==> flow/design.v <==
module dht11_reader (
  input rst_n,           
  input wire en,         
  input wire clk,        
  output reg [7:0] humidity,
  output reg [7:0] temperature,
  output wire data_ready
);
  reg [31:0] counter;    
  assign data_ready = 1'b0;
  always @(posedge clk or negedge rst_n) begin
    if (!rst_n) begin
      humidity <= 8'h28;
      temperature <= 8'h21;
      counter <= 0;
    end else if (en) begin
      counter <= counter + 1;
      if (counter >= 3_000_000) begin  
        counter <= 0;
        if (temperature < 35) begin
          temperature <= temperature + 1;
        end else begin
          temperature <= 30;
        end
        if (humidity < 45) begin
          humidity <= humidity + 1;
        end else begin
          humidity <= 40;
        end
      end
    end
  end
endmodule
module uart_tx(
  input  wire clk,               
  input  wire rst_n,             
  input  wire tx_start,          
  input  wire [7:0] tx_data,     
  output reg tx,                 
  output reg tx_done,            
  output reg tx_busy             
);
  parameter CLK_FREQ = 1_000_000;  
  parameter BAUD_RATE = 9600;
  localparam BIT_PERIOD = CLK_FREQ / BAUD_RATE;  
  reg [3:0] bit_index;      
  reg [15:0] clk_count;     
  reg [9:0] tx_shift_reg;   
  always @(posedge clk or negedge rst_n) begin
    if (!rst_n) begin
      tx <= 1;           
      tx_busy <= 0;
      bit_index <= 0;
      clk_count <= 0;
      tx_done <= 0;
    end else begin
      if (tx_start && !tx_busy) begin
        tx_shift_reg <= {1'b1, tx_data, 1'b0};  
        tx_busy <= 1'b1;
        bit_index <= 0;
        clk_count <= 0;
        tx_done <= 0;
      end
      if (tx_busy) begin
        if (clk_count < BIT_PERIOD - 1) begin
          clk_count <= clk_count + 1;
        end else begin
          clk_count <= 0;
          tx <= tx_shift_reg[bit_index];  
          bit_index <= bit_index + 1;
          if (bit_index == 9) begin
            tx_busy <= 1'b0;  
            tx_done <= 1;
          end
        end
      end
    end
  end
endmodule
module uart_rx (
  input wire clk,              
  input wire rst_n,            
  input wire rx,               
  output reg [7:0] data_out,   
  output reg rx_busy,          
  output reg done              
);
  parameter CLK_FREQ = 1_000_000;                  
  parameter BAUD_RATE = 9600;
  localparam BIT_PERIOD = CLK_FREQ / BAUD_RATE;    
  reg [9:0] rx_shift_reg;    
  reg [3:0] bit_index;       
  reg [15:0] clk_count;      
  always @(posedge clk or negedge rst_n) begin
    if (!rst_n) begin
      rx_busy <= 0;
      clk_count <= 0;
      bit_index <= 0;
      done <= 1'b0;  
    end else begin
      if (!rx_busy && !rx) begin
        rx_busy <= 1'b1;
        done <= 1'b0;
        clk_count <= BIT_PERIOD / 2;  
        bit_index <= 0;
      end
      if (rx_busy) begin
        if (clk_count < BIT_PERIOD - 1) begin
          clk_count <= clk_count + 1;
        end else begin
          clk_count <= 0;
          rx_shift_reg[bit_index] <= rx;  
          bit_index <= bit_index + 1;
          if (bit_index == 9) begin
            if (rx == 1'b1) begin  
              rx_busy <= 1'b0;
              done <= 1'b1;  
              data_out <= rx_shift_reg[8:1];  
            end else begin
              rx_busy <= 1'b0;  
              done <= 1'b0;
            end
          end
        end
      end else begin
        if (done) begin
          done <= 1'b0;  
        end
      end
    end
  end
endmodule
module uart_string(
  input wire clk_1Mhz,
  input wire rst_n,
  input wire [7: 0] temperature, 
  input wire [7: 0] humidity, 
  input wire rx,
  output wire tx,
  input wire en_tx,
  output reg tx_msg_done,
  input wire fan_state,
  input wire hum_state,
  output reg [7:0] chr_cmd,
  output reg [7:0] chr_val0,
  output reg [7:0] chr_val1,
  output reg       rx_msg_done   
);
  localparam SEND_INTERVAL = 1_000_000;  
  localparam IDLE = 2'b00, LOAD = 2'b01, TRANSMIT = 2'b10, DONE = 2'b11;
  wire tx_done, rx_done;
  reg [3:0] tx_index;   
  reg [7:0] tx_data;
  reg send_start;
  reg [31:0] timer_count;  
  wire tx_busy;
  reg [7:0] tx_msg [0:8];  
  reg [1:0] TX_STATE;
  always @(posedge clk_1Mhz or negedge rst_n) begin
    if (!rst_n) begin
      tx_msg[0] <= 8'h53;  
      tx_msg[1] <= 8'h3A;  
      tx_msg[2] <= 8'h30;  
      tx_msg[3] <= 8'h30;  
      tx_msg[4] <= 8'h30;  
      tx_msg[5] <= 8'h30;  
      tx_msg[6] <= 8'h30;  
      tx_msg[7] <= 8'h30;  
      tx_msg[8] <= 8'h2F;  
      tx_msg_done <= 1'b0;
      tx_index <= 0;
      send_start <= 1'b0;
      timer_count <= 0;
      TX_STATE <= IDLE;
    end else if (en_tx) begin
      case (TX_STATE)
        IDLE: begin
          tx_msg_done <= 1'b0;  
          if (!tx_busy) begin
            if (timer_count == SEND_INTERVAL) begin
              timer_count <= 0;
              TX_STATE <= LOAD;
            end else begin
              timer_count <= timer_count + 1;
            end
          end
        end
        LOAD: begin
          if (tx_index == 0) begin
            tx_msg[2] <= temperature / 10 + 8'h30;
            tx_msg[3] <= temperature % 10 + 8'h30;
            tx_msg[4] <= humidity / 10 + 8'h30;
            tx_msg[5] <= humidity % 10 + 8'h30;
            tx_msg[6] <= fan_state ? 8'h31 : 8'h30;  
            tx_msg[7] <= hum_state ? 8'h31 : 8'h30;  
          end
          tx_data <= tx_msg[tx_index];  
          send_start <= 1'b1;           
          TX_STATE <= TRANSMIT;
        end
        TRANSMIT: begin
          if (tx_done) begin
            send_start <= 1'b0;         
            if (tx_index < 8) begin
              tx_index <= tx_index + 1;
              TX_STATE <= LOAD;        
            end else begin
              tx_index <= 0;
              TX_STATE <= DONE;        
            end
          end
        end
        DONE: begin
          tx_msg_done <= 1'b1;          
          TX_STATE <= IDLE;            
        end
      endcase
    end
  end
  wire [7:0] rx_data;
  wire rx_busy;
  reg [5:0] RX_STATE;
  always @(posedge clk_1Mhz or negedge rst_n) begin
    if (!rst_n) begin
      RX_STATE <= 0;       
      rx_msg_done <= 1'b0;    
    end else if (!rx_busy && rx_done) begin
      case (RX_STATE)
        0: begin
          if (rx_data == 8'h41 || rx_data == 8'h42 || rx_data == 8'h43
              || rx_data == 8'h44 || rx_data == 8'h4C) begin
            RX_STATE <= 1;
            chr_cmd <= rx_data;
            rx_msg_done <= 1'b0;
          end else begin
            RX_STATE <= 0;  
          end
        end
        1: begin
          if ((rx_data >= 8'h30 && rx_data <= 8'h39) || rx_data == 8'h2D) begin  
            RX_STATE <= 2;
            chr_val0 <= rx_data;
          end
        end
        2: begin
          if (rx_data == 8'h3A) begin  
            RX_STATE <= 3;
          end
        end
        3: begin
          if (rx_data >= 8'h30 && rx_data <= 8'h39) begin  
            RX_STATE <= 4;
            chr_val1 <= rx_data;
          end
        end
        4: begin
          if (rx_data == 8'h0A || rx_data == 8'h2A || rx_data == 8'h2F) begin
            rx_msg_done <= 1'b1;
            RX_STATE <= 0;
          end
        end
      endcase
    end
    else if (rx_busy && !rx_done) begin
      rx_msg_done <= 1'b0;
    end
  end
  uart_tx uart_tx_inst(
    .clk(clk_1Mhz),
    .rst_n(rst_n),
    .tx_start(send_start),
    .tx_data(tx_data),
    .tx(tx),
    .tx_busy(tx_busy),
    .tx_done(tx_done)
  );
  uart_rx uart_rx_inst (
    .clk(clk_1Mhz),
    .rst_n(rst_n),
    .rx(rx),
    .data_out(rx_data),
    .rx_busy(rx_busy),
    .done(rx_done)
  );
endmodule
module i2c_writeframe(
    input       clk_1MHz,                
    input       rst_n,                   
    input       en_write,                
    input       start_frame,             
    input       stop_frame,              
    input [7:0] data,                    
    input       sda_in,                  
    output      sda_oe,                  
    output reg  scl,                     
    output      done,                    
    output reg  sda_en                   
);
    localparam  DELAY       = 10;        
    reg [20:0]  cnt;                     
    reg         cnt_clr;                 
    localparam  WaitEn      = 0,         
                PreStart    = 1,         
                Start       = 2,         
                AfterStart  = 3,         
                PreWrite    = 4,         
                WriteLow    = 5,         
                WriteHigh   = 6,         
                WriteDone   = 7,         
                WaitAck     = 8,         
                Ack1        = 9,         
                Ack2        = 10,        
                AckDone     = 11,        
                PreStop     = 12,        
                Stop        = 13,        
                Done        = 14;        
    reg [3:0]   state, next_state;
    reg [3:0]   bit_cnt;                 
    wire [2:0]  bit_idx = bit_cnt - 1'b1;    
    reg         sda_out;                 
    assign sda_oe = sda_en & ~sda_out;
    always @(posedge clk_1MHz, negedge rst_n) begin
        if (!rst_n)
            cnt <= 21'd0;
        else if (cnt_clr)
            cnt <= 21'd0;
        else
            cnt <= cnt + 1'b1;
    end
    always @(posedge clk_1MHz, negedge rst_n) begin
        if (!rst_n)
            state <= WaitEn;
        else
            state <= next_state;
    end
    always @(*) begin
        if (!rst_n)
            next_state = WaitEn;             
        else begin
            case (state)
                WaitEn:     next_state = en_write ? (start_frame ? PreStart : PreWrite) : WaitEn;
                PreStart:   next_state = (cnt == DELAY) ? Start : PreStart;
                Start:      next_state = (cnt == DELAY) ? AfterStart : Start;
                AfterStart: next_state = (cnt == DELAY) ? WriteLow : AfterStart;
                PreWrite:   next_state = (cnt == DELAY) ? WriteLow : PreWrite;
                WriteLow:   next_state = (cnt == DELAY) ? WriteHigh : WriteLow;
                WriteHigh:  next_state = (cnt == DELAY && bit_cnt == 4'd8) ? WriteDone : ((cnt == DELAY) ? WriteLow : WriteHigh);
                WriteDone:  next_state = (cnt == DELAY) ? WaitAck : WriteDone;
                WaitAck:    next_state = (sda_in == 1'b0) ? Ack1 : WaitAck;
                Ack1:       next_state = (cnt == DELAY) ? Ack2 : Ack1;
                Ack2:       next_state = (cnt == DELAY) ? AckDone : Ack2;
                AckDone:    next_state = (cnt == DELAY) ? (stop_frame ? PreStop : Done) : AckDone;
                PreStop:    next_state = (cnt == DELAY) ? Stop : PreStop;
                Stop:       next_state = (cnt == DELAY) ? Done : Stop;
                Done:       next_state = WaitEn;
                default:    next_state = WaitEn;
            endcase
        end
    end   
    always @(posedge clk_1MHz, negedge rst_n) begin
        if (!rst_n) begin                    
            sda_en  <= 1'b1;
            sda_out <= 1'b1;
            scl     <= 1'b1;
            cnt_clr <= 1'b1;
        end else begin
            case (state)
                WaitEn: begin
                    sda_en  <= 1'b1;         
                    cnt_clr <= 1'b1;         
                end
                PreStart: begin
                    sda_out <= 1'b1;                                 
                    scl     <= 1'b1;        
                    cnt_clr <= (cnt == DELAY-1) ? 1'b1 : 1'b0;       
                end
                Start: begin
                    sda_out <= 1'b0;                                 
                    cnt_clr <= (cnt == DELAY-1) ? 1'b1 : 1'b0;       
                end
                AfterStart: begin
                    scl     <= 1'b0;                                 
                    cnt_clr <= (cnt == DELAY-1) ? 1'b1 : 1'b0;       
                end
                PreWrite: begin
                    cnt_clr <= (cnt == DELAY-1) ? 1'b1 : 1'b0;       
                end
                WriteLow: begin
                    scl     <= 1'b0;                                 
                    sda_out <= data[3'd7-bit_idx];                   
                    cnt_clr <= (cnt == DELAY-1) ? 1'b1 : 1'b0;       
                end
                WriteHigh: begin
                    scl     <= 1'b1;                                 
                    cnt_clr <= (cnt == DELAY-1) ? 1'b1 : 1'b0;       
                end
                WriteDone: begin
                    scl     <= 1'b0;                                 
                    sda_en  <= 1'b0;                                 
                    cnt_clr <= (cnt == DELAY-1) ? 1'b1 : 1'b0;       
                end
                WaitAck: begin
                    cnt_clr <= 1'b1;                                 
                end
                Ack1: begin
                    scl     <= 1'b1;                                 
                    cnt_clr <= (cnt == DELAY-1) ? 1'b1 : 1'b0;       
                end
                Ack2: begin
                    scl     <= 1'b0;                                 
                    cnt_clr <= (cnt == DELAY-1) ? 1'b1 : 1'b0;       
                end
                AckDone: begin      
                    cnt_clr <= (cnt == DELAY-1) ? 1'b1 : 1'b0;       
                end
                PreStop: begin
                    scl     <= 1'b1;                                 
                    cnt_clr <= (cnt == DELAY-1) ? 1'b1 : 1'b0;       
                end   
                Stop: begin
                    sda_en  <= 1'b1;                                 
                    sda_out <= 1'b1;                                 
                    cnt_clr <= (cnt == DELAY-1) ? 1'b1 : 1'b0;       
                end
                Done: begin
                    cnt_clr <= 1'b1;                                 
                end
            endcase
        end
    end
    always @(posedge clk_1MHz, negedge rst_n) begin
        if (!rst_n)
            bit_cnt <= 4'd0;
        else begin
            case (state)
                WriteLow:   bit_cnt <= (cnt == 1'b0) ? bit_cnt + 1'b1 : bit_cnt;     
                WaitEn:     bit_cnt <= 4'd0;
                Done:       bit_cnt <= 4'd0;
                default:    bit_cnt <= bit_cnt;
            endcase
        end
    end
    assign done = (state == Done);
endmodule
module lcd_write_cmd_data(
    input       clk_1MHz,                    
    input       rst_n,                       
    input [7:0] data,                        
    input       cmd_data,                    
    input       ena,                         
    input [6:0] i2c_addr,                    
    input       sda_in,                      
    output      sda_oe,                      
    output      scl,                         
    output      done,                        
    output      sda_en
);
    localparam  DELAY               = 50;    
    reg [20:0]  cnt;                         
    reg         cnt_clr;                     
    localparam  WaitEn              = 0,     
                Write_Addr          = 1,     
                Wait_AddrDone       = 2,     
                Write_HighNibble1   = 3,     
                Wait_High1Done      = 4,     
                Delay_CMD1          = 5,     
                Write_HighNibble2   = 6,     
                Wait_High2Done      = 7,     
                Write_LowNibble1    = 8,     
                Wait_Low1Done       = 9,     
                Delay_CMD2          = 10,    
                Write_LowNibble2    = 11,    
                Wait_Low2Done       = 12,    
                Done                = 13;    
    reg [3:0]   state, next_state;
    reg         en_write;                    
    wire        en_i2cwrite = en_write;
    wire        i2c_done;                    
    reg [7:0]   i2c_data;                    
    reg         start_frame;                 
    reg         stop_frame;                  
    always @(posedge clk_1MHz, negedge rst_n) begin
        if (!rst_n)
            cnt <= 21'd0;
        else if (cnt_clr)
            cnt <= 21'd0;
        else
            cnt <= cnt + 1'b1;
    end
    always @(posedge clk_1MHz, negedge rst_n) begin
        if (!rst_n)
            state <= WaitEn;
        else
            state <= next_state;
    end
    always @(*) begin
        if (!rst_n)
            next_state = WaitEn;                 
        else begin
            case (state)
                WaitEn:             next_state = ena ? Write_Addr : WaitEn;
                Write_Addr:         next_state = Wait_AddrDone;
                Wait_AddrDone:      next_state = i2c_done ? Write_HighNibble1 : Wait_AddrDone;
                Write_HighNibble1:  next_state = Wait_High1Done;
                Wait_High1Done:     next_state = i2c_done ? Delay_CMD1 : Wait_High1Done;
                Delay_CMD1:         next_state = (cnt == DELAY) ? Write_HighNibble2 : Delay_CMD1;
                Write_HighNibble2:  next_state = Wait_High2Done;
                Wait_High2Done:     next_state = i2c_done ? Write_LowNibble1 : Wait_High2Done;
                Write_LowNibble1:   next_state = Wait_Low1Done;
                Wait_Low1Done:      next_state = i2c_done ? Delay_CMD2 : Wait_Low1Done;
                Delay_CMD2:         next_state = (cnt == DELAY) ? Write_LowNibble2 : Delay_CMD2;
                Write_LowNibble2:   next_state = Wait_Low2Done;
                Wait_Low2Done:      next_state = i2c_done ? Done : Wait_Low2Done;
                Done:               next_state = WaitEn;
                default:            next_state = WaitEn;
            endcase
        end
    end
    always @(posedge clk_1MHz, negedge rst_n) begin
        if (!rst_n) begin                    
            i2c_data <= 8'd0;
            en_write <= 1'b0;
            cnt_clr  <= 1'b1;
        end else begin
            case (state)
                WaitEn: begin
                    i2c_data    <= 8'd0;
                    en_write    <= 1'b0;
                    cnt_clr     <= 1'b1;
                end
                Write_Addr: begin
                    start_frame <= 1'b1;                 
                    stop_frame  <= 1'b0;
                    i2c_data    <= {i2c_addr, 1'b0};     
                    en_write    <= 1'b1;                 
                end
                Wait_AddrDone: begin
                    en_write    <= 1'b0;                 
                end
                Write_HighNibble1: begin
                    start_frame <= 1'b0;
                    stop_frame  <= 1'b0;
                    i2c_data    <= (data & 8'hF0) | 8'h0C | cmd_data;
                    en_write    <= 1'b1;                 
                end
                Wait_High1Done: begin
                    en_write    <= 1'b0;                 
                end
                Delay_CMD1: begin
                    cnt_clr     <= 1'b0;                 
                end
                Write_HighNibble2: begin
                    start_frame <= 1'b0;
                    stop_frame  <= 1'b0;
                    i2c_data    <= ((data & 8'hF0) | 8'h0C | cmd_data) & 8'hFB;
                    en_write    <= 1'b1;                 
                    cnt_clr     <= 1'b1;                 
                end
                Wait_High2Done: begin
                    en_write    <= 1'b0;                 
                end
                Write_LowNibble1: begin              
                    start_frame <= 1'b0;
                    stop_frame  <= 1'b0;
                    i2c_data    <= ((data & 8'h0F) << 4) | 8'h0C | cmd_data;
                    en_write    <= 1'b1;                
                end
                Wait_Low1Done: begin
                    en_write    <= 1'b0;                 
                end
                Delay_CMD2: begin
                    cnt_clr     <= 1'b0;                 
                end
                Write_LowNibble2: begin
                    start_frame <= 1'b0;
                    stop_frame  <= 1'b1;                 
                    i2c_data    <= (((data & 8'h0F) << 4) | 8'h0C | cmd_data) & 8'hFB;
                    en_write    <= 1'b1;                 
                    cnt_clr     <= 1'b1;                 
                end
                Wait_Low2Done: begin
                    en_write    <= 1'b0;                 
                end
            endcase
        end
    end
    assign done = (state == Done);
    i2c_writeframe i2c_writframe_inst(
        .clk_1MHz   (clk_1MHz),
        .rst_n      (rst_n),
        .en_write   (en_i2cwrite),
        .start_frame(start_frame),
        .stop_frame (stop_frame),
        .data       (i2c_data),
        .sda_in     (sda_in),
        .sda_oe     (sda_oe),
        .scl        (scl),
        .done       (i2c_done),
        .sda_en     (sda_en)
    );
endmodule
module lcd_display(
    input           clk_1MHz,                
    input           rst_n,                   
    input           ena,                     
    input           done_write,              
    input  [127:0]  row1,                    
    input  [127:0]  row2,                    
    output reg[7:0] data,                    
    output          cmd_data,                
    output reg      ena_write,               
    output          busy                     
);
    localparam  DELAY           = 50;        
    localparam  WaitEn          = 0,
                Write           = 1,
                WaitWrite       = 2,
                WaitDelay       = 3,
                Done            = 4;
    reg [2:0]   state, next_state;          
    reg [20:0]  cnt;                         
    reg         cnt_clr;                     
    wire [7:0]  cmd_data_array [0:39];
    assign cmd_data_array[0]    = 8'h02;     
    assign cmd_data_array[1]    = 8'h28;     
    assign cmd_data_array[2]    = 8'h0C;     
    assign cmd_data_array[3]    = 8'h06;     
    assign cmd_data_array[4]    = 8'h01;     
    assign cmd_data_array[5]    = 8'h80;     
    assign cmd_data_array[22]   = 8'hC0;     
    assign cmd_data_array[39]   = 8'h00;     
    generate
        genvar i;
        for (i = 1; i < 17; i=i+1) begin: for_name
            assign cmd_data_array[22-i] = row1[(i*8)-1:i*8-8];       
            assign cmd_data_array[39-i] = row2[(i*8)-1:i*8-8];       
        end
    endgenerate
    reg [5:0]   ptr;                         
    assign cmd_data = (ptr <= 6'd6 || ptr == 6'd23) ? 1'b0 : 1'b1;   
    assign busy = ~(state == WaitEn);
    always @(posedge clk_1MHz, negedge rst_n) begin
        if (!rst_n)
            cnt <= 21'd0;
        else if (cnt_clr)
            cnt <= 21'd0;
        else 
            cnt <= cnt + 1'b1;
    end
    always @(posedge clk_1MHz, negedge rst_n) begin
        if (!rst_n)
            state <= WaitEn;
        else
            state <= next_state;
    end
    always @(*) begin
        if (!rst_n)
            next_state = WaitEn;
        else begin
            case (state)
                WaitEn:     next_state = ena ? Write : WaitEn;
                Write:      next_state = WaitWrite;
                WaitWrite:  next_state = done_write ? WaitDelay : WaitWrite;
                WaitDelay:  next_state = (ptr == 6'd39) ? Done : ((cnt == DELAY) ? Write : WaitDelay);
                Done:       next_state = WaitEn;
                default:    next_state = WaitEn;
            endcase
        end
    end
    always @(posedge clk_1MHz, negedge rst_n) begin
        if (!rst_n) begin
            cnt_clr    <= 1'b1;
            ena_write  <= 1'b0;            
        end else begin
            case (state)
                WaitEn: begin
                    cnt_clr    <= 1'b1;                  
                    ena_write  <= 1'b0;                  
                end
                Write: begin
                    cnt_clr    <= 1'b1;                  
                    data       <= cmd_data_array[ptr];   
                    ena_write  <= 1'b1;                  
                end
                WaitWrite: begin
                    ena_write  <= 1'b0;                  
                end
                WaitDelay: begin
                    cnt_clr    <= 1'b0;
                end
            endcase
        end
    end
    always @(posedge clk_1MHz, negedge rst_n) begin
        if (!rst_n)
            ptr <= 6'd0;
        else if (state == WaitEn)
            ptr <= 6'd0;
        else if (state == Write)
            ptr <= ptr + 1'b1;
        else
            ptr <= ptr;
    end
endmodule
module lcd_16x2(
  input           clk_1MHz,
  input           rst_n,
  input           lcd_ena,
  input [127:0]   row1,
  input [127:0]   row2,
  output          busy,
  output          scl,
  input           sda_in,
  output          sda_oe,
  output          lcd_done
);
  localparam      i2c_addr = 7'h27;
  wire [7:0]      data;
  wire            cmd_data;
  wire            ena_write;
  lcd_display lcd_display_inst(
    .clk_1MHz           (clk_1MHz),
    .rst_n              (rst_n),
    .ena                (lcd_ena),
    .done_write         (lcd_done),
    .row1               (row1),
    .row2               (row2),
    .data               (data),
    .cmd_data           (cmd_data),
    .ena_write          (ena_write),
    .busy               (busy)
  );
  lcd_write_cmd_data lcd_write_cmd_data_inst(
    .clk_1MHz           (clk_1MHz),
    .rst_n              (rst_n),
    .data               (data),
    .cmd_data           (cmd_data),
    .ena                (ena_write),
    .i2c_addr           (i2c_addr),
    .sda_in             (sda_in),
    .sda_oe             (sda_oe),
    .scl                (scl),
    .done               (lcd_done)
  );
endmodule
module logic_controller(
  input   wire            clk,        
  input   wire            rst_n,
  input   wire  [7: 0]    temperature,
  input   wire  [7: 0]    humidity,
  output  reg             dht_en,
  input   wire            dht_data_ready,
  input   wire  [7:0]     chr_cmd,
  input   wire  [7:0]     chr_val0,
  input   wire  [7:0]     chr_val1,
  input   wire            rx_msg_done,
  input   wire            tx_msg_done,
  output  reg             en_tx,
  output  reg             lcd_en,    
  input   wire            lcd_done,  
  output  reg   [127:0]   lcd_row1,  
  output  reg   [127:0]   lcd_row2,  
  output  reg             led_fan,       
  output  reg             led_hum       
);
  localparam INTERVAL = 500_000;  
  integer interval_counter;
  reg [6:0] max_temp, min_temp, min_hum, max_hum;  
  reg [7:0] temp_tens, temp_units, humi_tens, humi_units;
  reg tick;  
  reg rx_msg_done_reg;
  always @(posedge clk or negedge rst_n) begin
    if (!rst_n) begin
      tick <= 1'b0;
      rx_msg_done_reg <= 1'b0;
      interval_counter <= 0;
      en_tx <= 1'b0;
      temp_tens <= 8'h00;
      temp_units <= 8'h00;
      humi_tens <= 8'h00;
      humi_units <= 8'h00;
      max_temp <= 34;  
      min_temp <= 1;  
      min_hum <= 42;  
      max_hum <= 63;  
      dht_en <= 1'b0;
      lcd_row1 <= "  Cold Storage  ";
      lcd_row2 <= "     Welcome    ";
      lcd_en <= 1'b1;
      led_fan <= 1'b0;
      led_hum <= 1'b0;
    end else begin
      if (lcd_done && lcd_en) begin
        lcd_en <= 1'b0;
      end
      if (interval_counter == INTERVAL) begin
        interval_counter <= 0;
        tick <= ~tick;
        if (tick) begin
          if (!dht_en) begin
            dht_en <= 1'b1;
          end
          en_tx <= 1'b1;
          update_leds();
          update_lcd();
        end else begin
          dht_en <= 1'b0;
        end
      end else begin
        interval_counter <= interval_counter + 1;
      end
      if (rx_msg_done && !rx_msg_done_reg) begin
        rx_msg_done_reg <= 1'b1;
        update_settings();
        if (chr_cmd != 8'h4C) begin  
          update_leds();
        end
      end else if (!rx_msg_done) begin
        rx_msg_done_reg <= 1'b0;
      end
      if (dht_en && dht_data_ready) begin
        dht_en <= 1'b0;
      end
      if (en_tx && tx_msg_done) begin
        en_tx <= 1'b0;
      end
    end
  end
  task update_settings;
    begin
      if (chr_cmd == 8'h4C) begin  
        led_fan <= (chr_val0 == 8'h31);  
        led_hum <= (chr_val1 == 8'h31);  
      end else if (chr_cmd == 8'h41) begin  
        if (chr_val0 == 8'h2D) begin  
          max_temp <= -1 * ((chr_val1 - 8'h30) * 10);
        end else begin
          max_temp <= ((chr_val0 - 8'h30) * 10) + (chr_val1 - 8'h30);
        end
      end else if (chr_cmd == 8'h42) begin  
        if (chr_val0 == 8'h2D) begin  
          min_temp <= -1 * ((chr_val1 - 8'h30) * 10);
        end else begin
          min_temp <= ((chr_val0 - 8'h30) * 10) + (chr_val1 - 8'h30);
        end
      end else if (chr_cmd == 8'h43) begin  
        if (chr_val0 == 8'h2D) begin  
          max_hum <= -1 * ((chr_val1 - 8'h30) * 10);
        end else begin
          max_hum <= ((chr_val0 - 8'h30) * 10) + (chr_val1 - 8'h30);
        end
      end else if (chr_cmd == 8'h44) begin  
        if (chr_val0 == 8'h2D) begin  
          min_hum <= -1 * ((chr_val1 - 8'h30) * 10);
        end else begin
          min_hum <= ((chr_val0 - 8'h30) * 10) + (chr_val1 - 8'h30);
        end
      end
      uart_rx_to_lcd();
    end
  endtask
  task update_leds;
    begin
      if (temperature > max_temp) begin
        led_fan <= 1'b1;  
      end else if (temperature < min_temp) begin
        led_fan <= 1'b0;  
      end else begin
        led_fan <= 1'b0;  
      end
      if (humidity < max_hum) begin
        led_hum <= 1'b1;  
      end else if (humidity > min_hum) begin
        led_hum <= 1'b0;  
      end else begin
        led_hum <= 1'b0;  
      end
    end
  endtask
  task update_lcd;
    begin
      temp_tens <= (temperature / 10) + 8'h30;   
      temp_units <= (temperature % 10) + 8'h30;  
      humi_tens <= (humidity / 10) + 8'h30;    
      humi_units <= (humidity % 10) + 8'h30;   
      if (temperature < 10) begin
        lcd_row1 <= { "Temp: 0", temp_units, " C      " };  
      end else begin
        lcd_row1 <= { "Temp: ", temp_tens, temp_units, " C      " };  
      end
      if (humidity < 10) begin
        lcd_row2 <= { "Humi: 0", humi_units, "%       " };   
      end else begin
        lcd_row2 <= { "Humi: ", humi_tens, humi_units, "%       " };   
      end
      lcd_en <= 1'b1;
    end
  endtask
  task uart_rx_to_lcd;
    begin
      lcd_row1 <= {"RX: ", chr_cmd, chr_val0, chr_val1, "         "};
      lcd_row2 <= {"Tem:", temp_tens, temp_units, "C Hum:", humi_tens, humi_units, "% "};
      interval_counter <= 0;  
      lcd_en <= 1'b1;
    end
  endtask
endmodule
module top_coldstorage(
  input         clk,           
  input         rst_n,         
  output        led_fan,       
  output        led_hum,       
  input         sda_lcd_in,
  output        sda_lcd_oe,
  output        scl_lcd,
  input         rx,
  output        tx
);
  wire clk_1MHz = clk;
  wire [127:0] lcd_row1, lcd_row2;
  wire lcd_en, lcd_done;
  wire [7:0] temperature, humidity;
  wire dht_en, dht_data_ready;
  wire [7:0] chr_cmd, chr_val0, chr_val1;
  wire rx_msg_done, en_tx, tx_msg_done;
  logic_controller logic_controller_inst(
    .clk(clk_1MHz),
    .rst_n(rst_n),
    .temperature(temperature),
    .humidity(humidity),
    .dht_en(dht_en),
    .dht_data_ready(dht_data_ready),
    .chr_cmd(chr_cmd),
    .chr_val0(chr_val0),
    .chr_val1(chr_val1),
    .en_tx(en_tx),
    .rx_msg_done(rx_msg_done),
    .tx_msg_done(tx_msg_done),
    .lcd_en(lcd_en),
    .lcd_done(lcd_done),
    .lcd_row1(lcd_row1),
    .lcd_row2(lcd_row2),
    .led_fan(led_fan),
    .led_hum(led_hum)
  );
  dht11_reader dht11_reader_inst(
    .clk(clk_1MHz),
    .rst_n(rst_n),
    .en(dht_en),
    .temperature(temperature),
    .humidity(humidity),
    .data_ready(dht_data_ready)
  );
  uart_string uart_string_inst(
    .clk_1Mhz(clk_1MHz),
    .rst_n(rst_n),
    .temperature(temperature),
    .humidity(humidity),
    .en_tx(en_tx),
    .tx_msg_done(tx_msg_done),
    .tx(tx),
    .rx(rx),
    .fan_state(led_fan),
    .hum_state(led_hum),
    .chr_cmd(chr_cmd),
    .chr_val0(chr_val0),
    .chr_val1(chr_val1),
    .rx_msg_done(rx_msg_done)
  );
  lcd_16x2 lcd_16x2_inst(
    .clk_1MHz(clk_1MHz),
    .rst_n(rst_n),
    .lcd_ena(lcd_en),
    .row1(lcd_row1),
    .row2(lcd_row2),
    .lcd_done(lcd_done),
    .sda_in(sda_lcd_in),
    .sda_oe(sda_lcd_oe),
    .scl(scl_lcd)
  );  
endmodule
== Reports on top_coldstorage ==
What the tools print for top_coldstorage, step after step.
Lines are those of the file above, counted from 1.
Cell names lack the library's common part.
Not given: --
Inputs
  design top: top_coldstorage
  clock input: clk
  library: sky130hd
  library corner: tt_025C_1v80

== After elaboration ==
Source: Yosys, flattened and elaborated. Widths are those after wreduce. Registers that Yosys merges into a memory's read port (data or address) are not register bits. Print and check cells do not count.
Bit counts
  bits of input ports: 4
  elaborated cells: 495
  register bits after elaboration: 697
  output and inout port bits: 5
Operators by class
  $mul: 3
  $add $sub $neg: 25
  $lt $le $gt $ge: 13
  reduce/logical cells: 95
  eq/ne operators: 123
  muxes and demuxes: 146
  div/mod/pow operators: 4
  bitwise logic cells: 14
  shifts and indexed selects: 4
Operators by type and width (count)
  multiplier 32 x 31 -> 6 bit (first input constant): 1
  2-to-1 mux 128 bit: 6
  case mux 8 bit (select 40 bit): 1
  divider 8 x 4 -> 32 bit (second input constant): 2
  remainder unit 8 x 4 -> 32 bit (second input constant): 2
  2-to-1 mux 80 bit: 2
  2-to-1 mux 32 bit: 4
  multiplier 32 x 3 -> 31 bit (second input constant): 1
  multiplier 32 x 3 -> 6 bit (second input constant): 1
  equality test 6 x 5 -> 1 bit (second input constant): 16
  2-to-1 mux 16 bit: 6
  equality test 8 x 7 -> 1 bit (second input constant): 9
  case mux 8 bit (select 9 bit): 1
  equality test 4 bit (second input constant): 17
  adder 32 x 1 -> 32 bit (second input constant): 2
  equality test 32 x 20 -> 1 bit (second input constant): 2
  adder 21 x 1 -> 21 bit (second input constant): 3
  2-to-1 mux 21 bit: 3
  2-to-1 mux 1 bit: 62
  2-to-1 mux 4 bit: 15
  equality test 8 x 6 -> 1 bit (second input constant): 7
  case mux 4 bit (select 14 bit): 1
  case mux 4 bit (select 13 bit): 1
  equality test 4 x 3 -> 1 bit (second input constant): 12
  equality test 6 x 4 -> 1 bit (second input constant): 8
  equality test 6 bit (second input constant): 8
  case mux 8 bit (select 6 bit): 1
  equality test 21 x 4 -> 1 bit (second input constant): 2
Not listed: further kinds 82, cells in them 231.

== Depth ==
Longest topological path by Yosys (ltp), each cell counted once; first at word level (registers and memories cut), then after technology mapping (sequential cells cut; the memories' decode and read muxes count).
Logic depth
  depth in word-level cells: 8
  ABC_AREA: 1
  gate-level depth with buffers: 35
  mapped depth without buffers: 35

== Netlist ==
The flow's flattened synthesis, as Yosys stat reports it; memories are mapped. The netlist is that of the ABC_AREA named above (0 if unset); the other value can give another one.
Synthesis totals
  flip-flops: 524
  synthesis area: 26995.9 µm²
  buffers: 53
  cells in the netlist: 3214
  area of sequential cells: 13520.5 µm²
Cells by type
  dfrtp_1: count 396, total area 9.91E+03 µm²
  inv_1: count 561, total area 2105.77 µm²
  edfxtp_1: count 66, total area 1.98E+03 µm²
  nand2_1: count 518, total area 1.94E+03 µm²
  dfstp_2: count 62, total area 1.63E+03 µm²
  nor2_1: count 374, total area 1.4E+03 µm²
  ha_1: count 84, total area 1.05E+03 µm²
  o21ai_0: count 200, total area 1000.96 µm²
  nand3_1: count 171, total area 855.821 µm²
  a21oi_1: count 140, total area 700.672 µm²
  nor3_1: count 108, total area 540.518 µm²
  xor2_1: count 50, total area 437.92 µm²
  o22ai_1: count 66, total area 412.896 µm²
  nor4_1: count 58, total area 362.848 µm²
  nand4_1: count 57, total area 356.592 µm²
  clkbuf_1: count 48, total area 180.173 µm²
  a221oi_1: count 17, total area 148.893 µm²
  xnor2_1: count 17, total area 148.893 µm²
Not listed: further types 48, cells in them 221.

== Timing after synthesis ==
OpenSTA on the mapped netlist: ideal clock, no wires. The path of least setup slack (recovery checks aside). Input and output delay are each 20% of the period. Register names are those of the netlist, which keeps one name where synthesis merged equal registers.
Timing after synthesis
  kind: reg-to-reg
  from: register uart_string_inst.chr_val1[1]
  to: register logic_controller_inst.max_hum[6]
  path delay: 4.103 ns
  data required time: 9.875 ns
  driving pins on the path: 17
  setup time: 0.125 ns
  slack: 5.897 ns
  data arrival time: 3.978 ns
  clock period: 10.0 ns
  launch time at the first pin: 0.000 ns
  synthesis period reached: 4.103 ns
"path delay" is the arrival time less input delay plus setup time.
"driving pins on the path" counts driving pins, that of a launching flip-flop among them; a cell with two outputs on the path counts twice.
"synthesis period reached" is the clock period less the worst setup slack; recovery checks do not enter. This is arithmetic on one report: input and output delays are still those of the set period (20% each).
The rows between start and end are the longest chain of elaborated cells between them; the timing report does not say that the signal goes this way. Where chains are equally long, one stands for them.
A line is the first line of the expression or statement that the cell stems from. Yosys adds cells for indexed reads and writes and turns some case tables into memories.
On the way, after synthesis
  cell sequence: edfxtp_1 -> ha_1 -> ha_1 -> inv_1 -> fa_1 -> inv_1 -> ha_1 -> ha_1 -> fa_1 -> fa_1 -> xnor2_1 -> xor2_1 -> xnor2_1 -> a21oi_1 -> o21ai_0 -> o21ai_0 -> mux2_2
  length of the longest elaborated chain: 4
  elaborated cells on any way between the ends: 5
  classes of those cells: add/sub (2); mul (2); mux (1)
RTL lines, path after synthesis
  start, declared: RTL line 146  | output reg [7:0] chr_val1,
  start, assigned: RTL line 253  | chr_val1 <= rx_data;
  subtractor 8 x 6 -> 9 bit: RTL line 848  | max_hum <= -1 * ((chr_val1 - 8'h30) * 10);
  multiplier 32 x 3 -> 31 bit: RTL line 848
  multiplier 32 x 31 -> 6 bit: RTL line 848
  2-to-1 mux 7 bit: RTL line 847  | if (chr_val0 == 8'h2D) begin
  end, assigned: RTL line 785  | max_hum <= 63;
  end, declared: RTL line 768  | reg [6:0] max_temp, min_temp, min_hum, max_hum;

== Path in the finished layout ==
From the final timing report of run 1: the path of least setup slack in the routed layout; clock arrival at registers is part of the times.
Timing after layout
  kind: reg-to-reg
  from: register uart_string_inst.chr_val1[1]
  to: register logic_controller_inst.max_hum[6]
  driving pins on the path: 17
  data arrival time: 4.46 ns
  clock period: 3.14 ns
  launch time at the first pin: 0.57 ns
  data required time: 3.62 ns
  slack: -0.84 ns
  setup time: 0.10 ns
The rows between start and end are the longest chain of elaborated cells between them; the timing report does not say that the signal goes this way. Where chains are equally long, one stands for them.
On the way, after layout
  cell sequence: edfxtp_1 -> ha_1 -> ha_2 -> inv_2 -> fa_1 -> inv_2 -> ha_4 -> ha_4 -> fa_1 -> fa_2 -> xnor2_2 -> xor2_1 -> xnor2_1 -> a21oi_1 -> o21ai_1 -> o21ai_1 -> mux2_2
  length of the longest elaborated chain: 4
  elaborated cells on any way between the ends: 5
  classes of those cells: add/sub (2); mul (2); mux (1)
RTL lines, path after layout
  start, declared: RTL line 146  | output reg [7:0] chr_val1,
  start, assigned: RTL line 253  | chr_val1 <= rx_data;
  subtractor 8 x 6 -> 9 bit: RTL line 848  | max_hum <= -1 * ((chr_val1 - 8'h30) * 10);
  multiplier 32 x 3 -> 31 bit: RTL line 848
  multiplier 32 x 31 -> 6 bit: RTL line 848
  2-to-1 mux 7 bit: RTL line 847  | if (chr_val0 == 8'h2D) begin
  end, assigned: RTL line 785  | max_hum <= 63;
  end, declared: RTL line 768  | reg [6:0] max_temp, min_temp, min_hum, max_hum;

Subject: flow runs of top_coldstorage

Hi,

Module top_coldstorage, platform sky130hd: 4 stored runs of the flow (Yosys, OpenROAD) with differing settings, in no particular order. Input and output delays are each 20% of the period that was set; the output load is 0.01 pF.
"achieved clock period" means the clock period less the worst setup slack. The figure is calculated, with input and output delays left at 20% of the set period.
"worst setup path time" is the time allowed to the run's worst setup path (the clock period less input and output delay, where it has them) less its slack. Clock arrival times count: a late capture clock shortens it, a late launch clock lengthens it.
"power": no workload was simulated; the value follows from the tool's default switching activity.

Run 1
==> flow/run.sh <==
#!/bin/bash
# the make line also repeats the synthesis and layout settings of config.mk as NAME=value (left out here)
make -C /OpenROAD-flow-scripts/flow DESIGN_CONFIG=/design/flow/config.mk WORK_HOME=/design/flow/orfs CLKGATE_MAP_FILE= finish
==> flow/config.mk <==
export PLATFORM = sky130hd
export DESIGN_NAME = top_coldstorage
export DESIGN_NICKNAME = top_coldstorage
export VERILOG_FILES = /design/flow/design.v
export SDC_FILE = /design/flow/constraint.sdc
export NUM_CORES = 4
export LEC_CHECK = 0
export ABC_AREA = 1
export CAP_MARGIN = 20
export CORE_ASPECT_RATIO = 0.73
export CORE_MARGIN = 5
export CORE_UTILIZATION = 64
export CTS_CLUSTER_DIAMETER = 216
export CTS_CLUSTER_SIZE = 28
export GPL_ROUTABILITY_DRIVEN = 1
export GPL_TIMING_DRIVEN = 0
export HOLD_SLACK_MARGIN = 0.13
export MAX_ROUTING_LAYER = met4
export MIN_ROUTING_LAYER = met1
export PLACE_DENSITY_LB_ADDON = 0.06
export SETUP_SLACK_MARGIN = 0.64
export SLEW_MARGIN = 15
==> flow/constraint.sdc <==
create_clock -name core_clock -period 3.14 [get_ports {clk}]
set_input_delay 0.6280 -clock core_clock [delete_from_list [all_inputs] [get_ports {clk}]]
set_output_delay 0.6280 -clock core_clock [all_outputs]
set_load 0.01 [all_outputs]

==> results of run 1 <==
chip area after synthesis (Yosys): 26995.9 µm²
die area: 46439.2 µm²
utilization: 79.0 %
worst setup slack after layout: -0.843 ns
total negative slack: -19.088 ns
power: 13.851 mW
achieved clock period: 3.983 ns
worst setup path time: 3.98 ns
worst setup path kind: reg-to-reg

Run 2
==> flow/run.sh <==
#!/bin/bash
# the make line also repeats the synthesis and layout settings of config.mk as NAME=value (left out here)
make -C /OpenROAD-flow-scripts/flow DESIGN_CONFIG=/design/flow/config.mk WORK_HOME=/design/flow/orfs CLKGATE_MAP_FILE= finish
==> flow/config.mk <==
export PLATFORM = sky130hd
export DESIGN_NAME = top_coldstorage
export DESIGN_NICKNAME = top_coldstorage
export VERILOG_FILES = /design/flow/design.v
export SDC_FILE = /design/flow/constraint.sdc
export NUM_CORES = 4
export LEC_CHECK = 0
export CAP_MARGIN = 20
export CORE_MARGIN = 2
export CORE_UTILIZATION = 40
export SLEW_MARGIN = 20
==> flow/constraint.sdc <==
create_clock -name core_clock -period 10.0 [get_ports {clk}]
set_input_delay 2.0000 -clock core_clock [delete_from_list [all_inputs] [get_ports {clk}]]
set_output_delay 2.0000 -clock core_clock [all_outputs]
set_load 0.01 [all_outputs]

==> results of run 2 <==
chip area after synthesis (Yosys): 27254.9 µm²
die area: 70240.9 µm²
utilization: 44.7 %
worst setup slack after layout: 4.709 ns
total negative slack: 0.000 ns
power: 4.586 mW
achieved clock period: 5.291 ns
worst setup path time: 5.29 ns
worst setup path kind: reg-to-reg

Run 3
==> flow/run.sh <==
#!/bin/bash
# the make line also repeats the synthesis and layout settings of config.mk as NAME=value (left out here)
make -C /OpenROAD-flow-scripts/flow DESIGN_CONFIG=/design/flow/config.mk WORK_HOME=/design/flow/orfs CLKGATE_MAP_FILE= finish
==> flow/config.mk <==
export PLATFORM = sky130hd
export DESIGN_NAME = top_coldstorage
export DESIGN_NICKNAME = top_coldstorage
export VERILOG_FILES = /design/flow/design.v
export SDC_FILE = /design/flow/constraint.sdc
export NUM_CORES = 4
export LEC_CHECK = 0
export ABC_AREA = 1
export CAP_MARGIN = 20
export CELL_PAD_IN_SITES_DETAIL_PLACEMENT = 1
export CORE_MARGIN = 2
export CORE_UTILIZATION = 40
export SETUP_SLACK_MARGIN = 1.47
export SLEW_MARGIN = 30
==> flow/constraint.sdc <==
create_clock -name core_clock -period 10.0 [get_ports {clk}]
set_input_delay 2.0000 -clock core_clock [delete_from_list [all_inputs] [get_ports {clk}]]
set_output_delay 2.0000 -clock core_clock [all_outputs]
set_load 0.01 [all_outputs]

==> results of run 3 <==
chip area after synthesis (Yosys): 26995.9 µm²
die area: 69582.5 µm²
utilization: 45.0 %
worst setup slack after layout: 5.625 ns
total negative slack: 0.000 ns
power: 5.371 mW
achieved clock period: 4.375 ns
worst setup path time: 4.38 ns
worst setup path kind: reg-to-reg

Run 4
==> flow/run.sh <==
#!/bin/bash
# the make line also repeats the synthesis and layout settings of config.mk as NAME=value (left out here)
make -C /OpenROAD-flow-scripts/flow DESIGN_CONFIG=/design/flow/config.mk WORK_HOME=/design/flow/orfs CLKGATE_MAP_FILE= finish
==> flow/config.mk <==
export PLATFORM = sky130hd
export DESIGN_NAME = top_coldstorage
export DESIGN_NICKNAME = top_coldstorage
export VERILOG_FILES = /design/flow/design.v
export SDC_FILE = /design/flow/constraint.sdc
export NUM_CORES = 4
export LEC_CHECK = 0
export ABC_AREA = 1
export CAP_MARGIN = 20
export CELL_PAD_IN_SITES_DETAIL_PLACEMENT = 0
export CORE_ASPECT_RATIO = 1.43
export CORE_MARGIN = 2
export CORE_UTILIZATION = 40
export CTS_CLUSTER_DIAMETER = 181
export GPL_TIMING_DRIVEN = 1
export HOLD_SLACK_MARGIN = 0.17
export PLACE_DENSITY_LB_ADDON = 0.3
export SETUP_SLACK_MARGIN = -0.02
export SLEW_MARGIN = 40
==> flow/constraint.sdc <==
create_clock -name core_clock -period 5.69 [get_ports {clk}]
set_input_delay 1.1380 -clock core_clock [delete_from_list [all_inputs] [get_ports {clk}]]
set_output_delay 1.1380 -clock core_clock [all_outputs]
set_load 0.01 [all_outputs]

==> results of run 4 <==
chip area after synthesis (Yosys): 26995.9 µm²
die area: 69617.0 µm²
utilization: 45.1 %
worst setup slack after layout: 1.405 ns
total negative slack: 0.000 ns
power: 8.994 mW
achieved clock period: 4.285 ns
worst setup path time: 4.28 ns
worst setup path kind: reg-to-reg

Regards
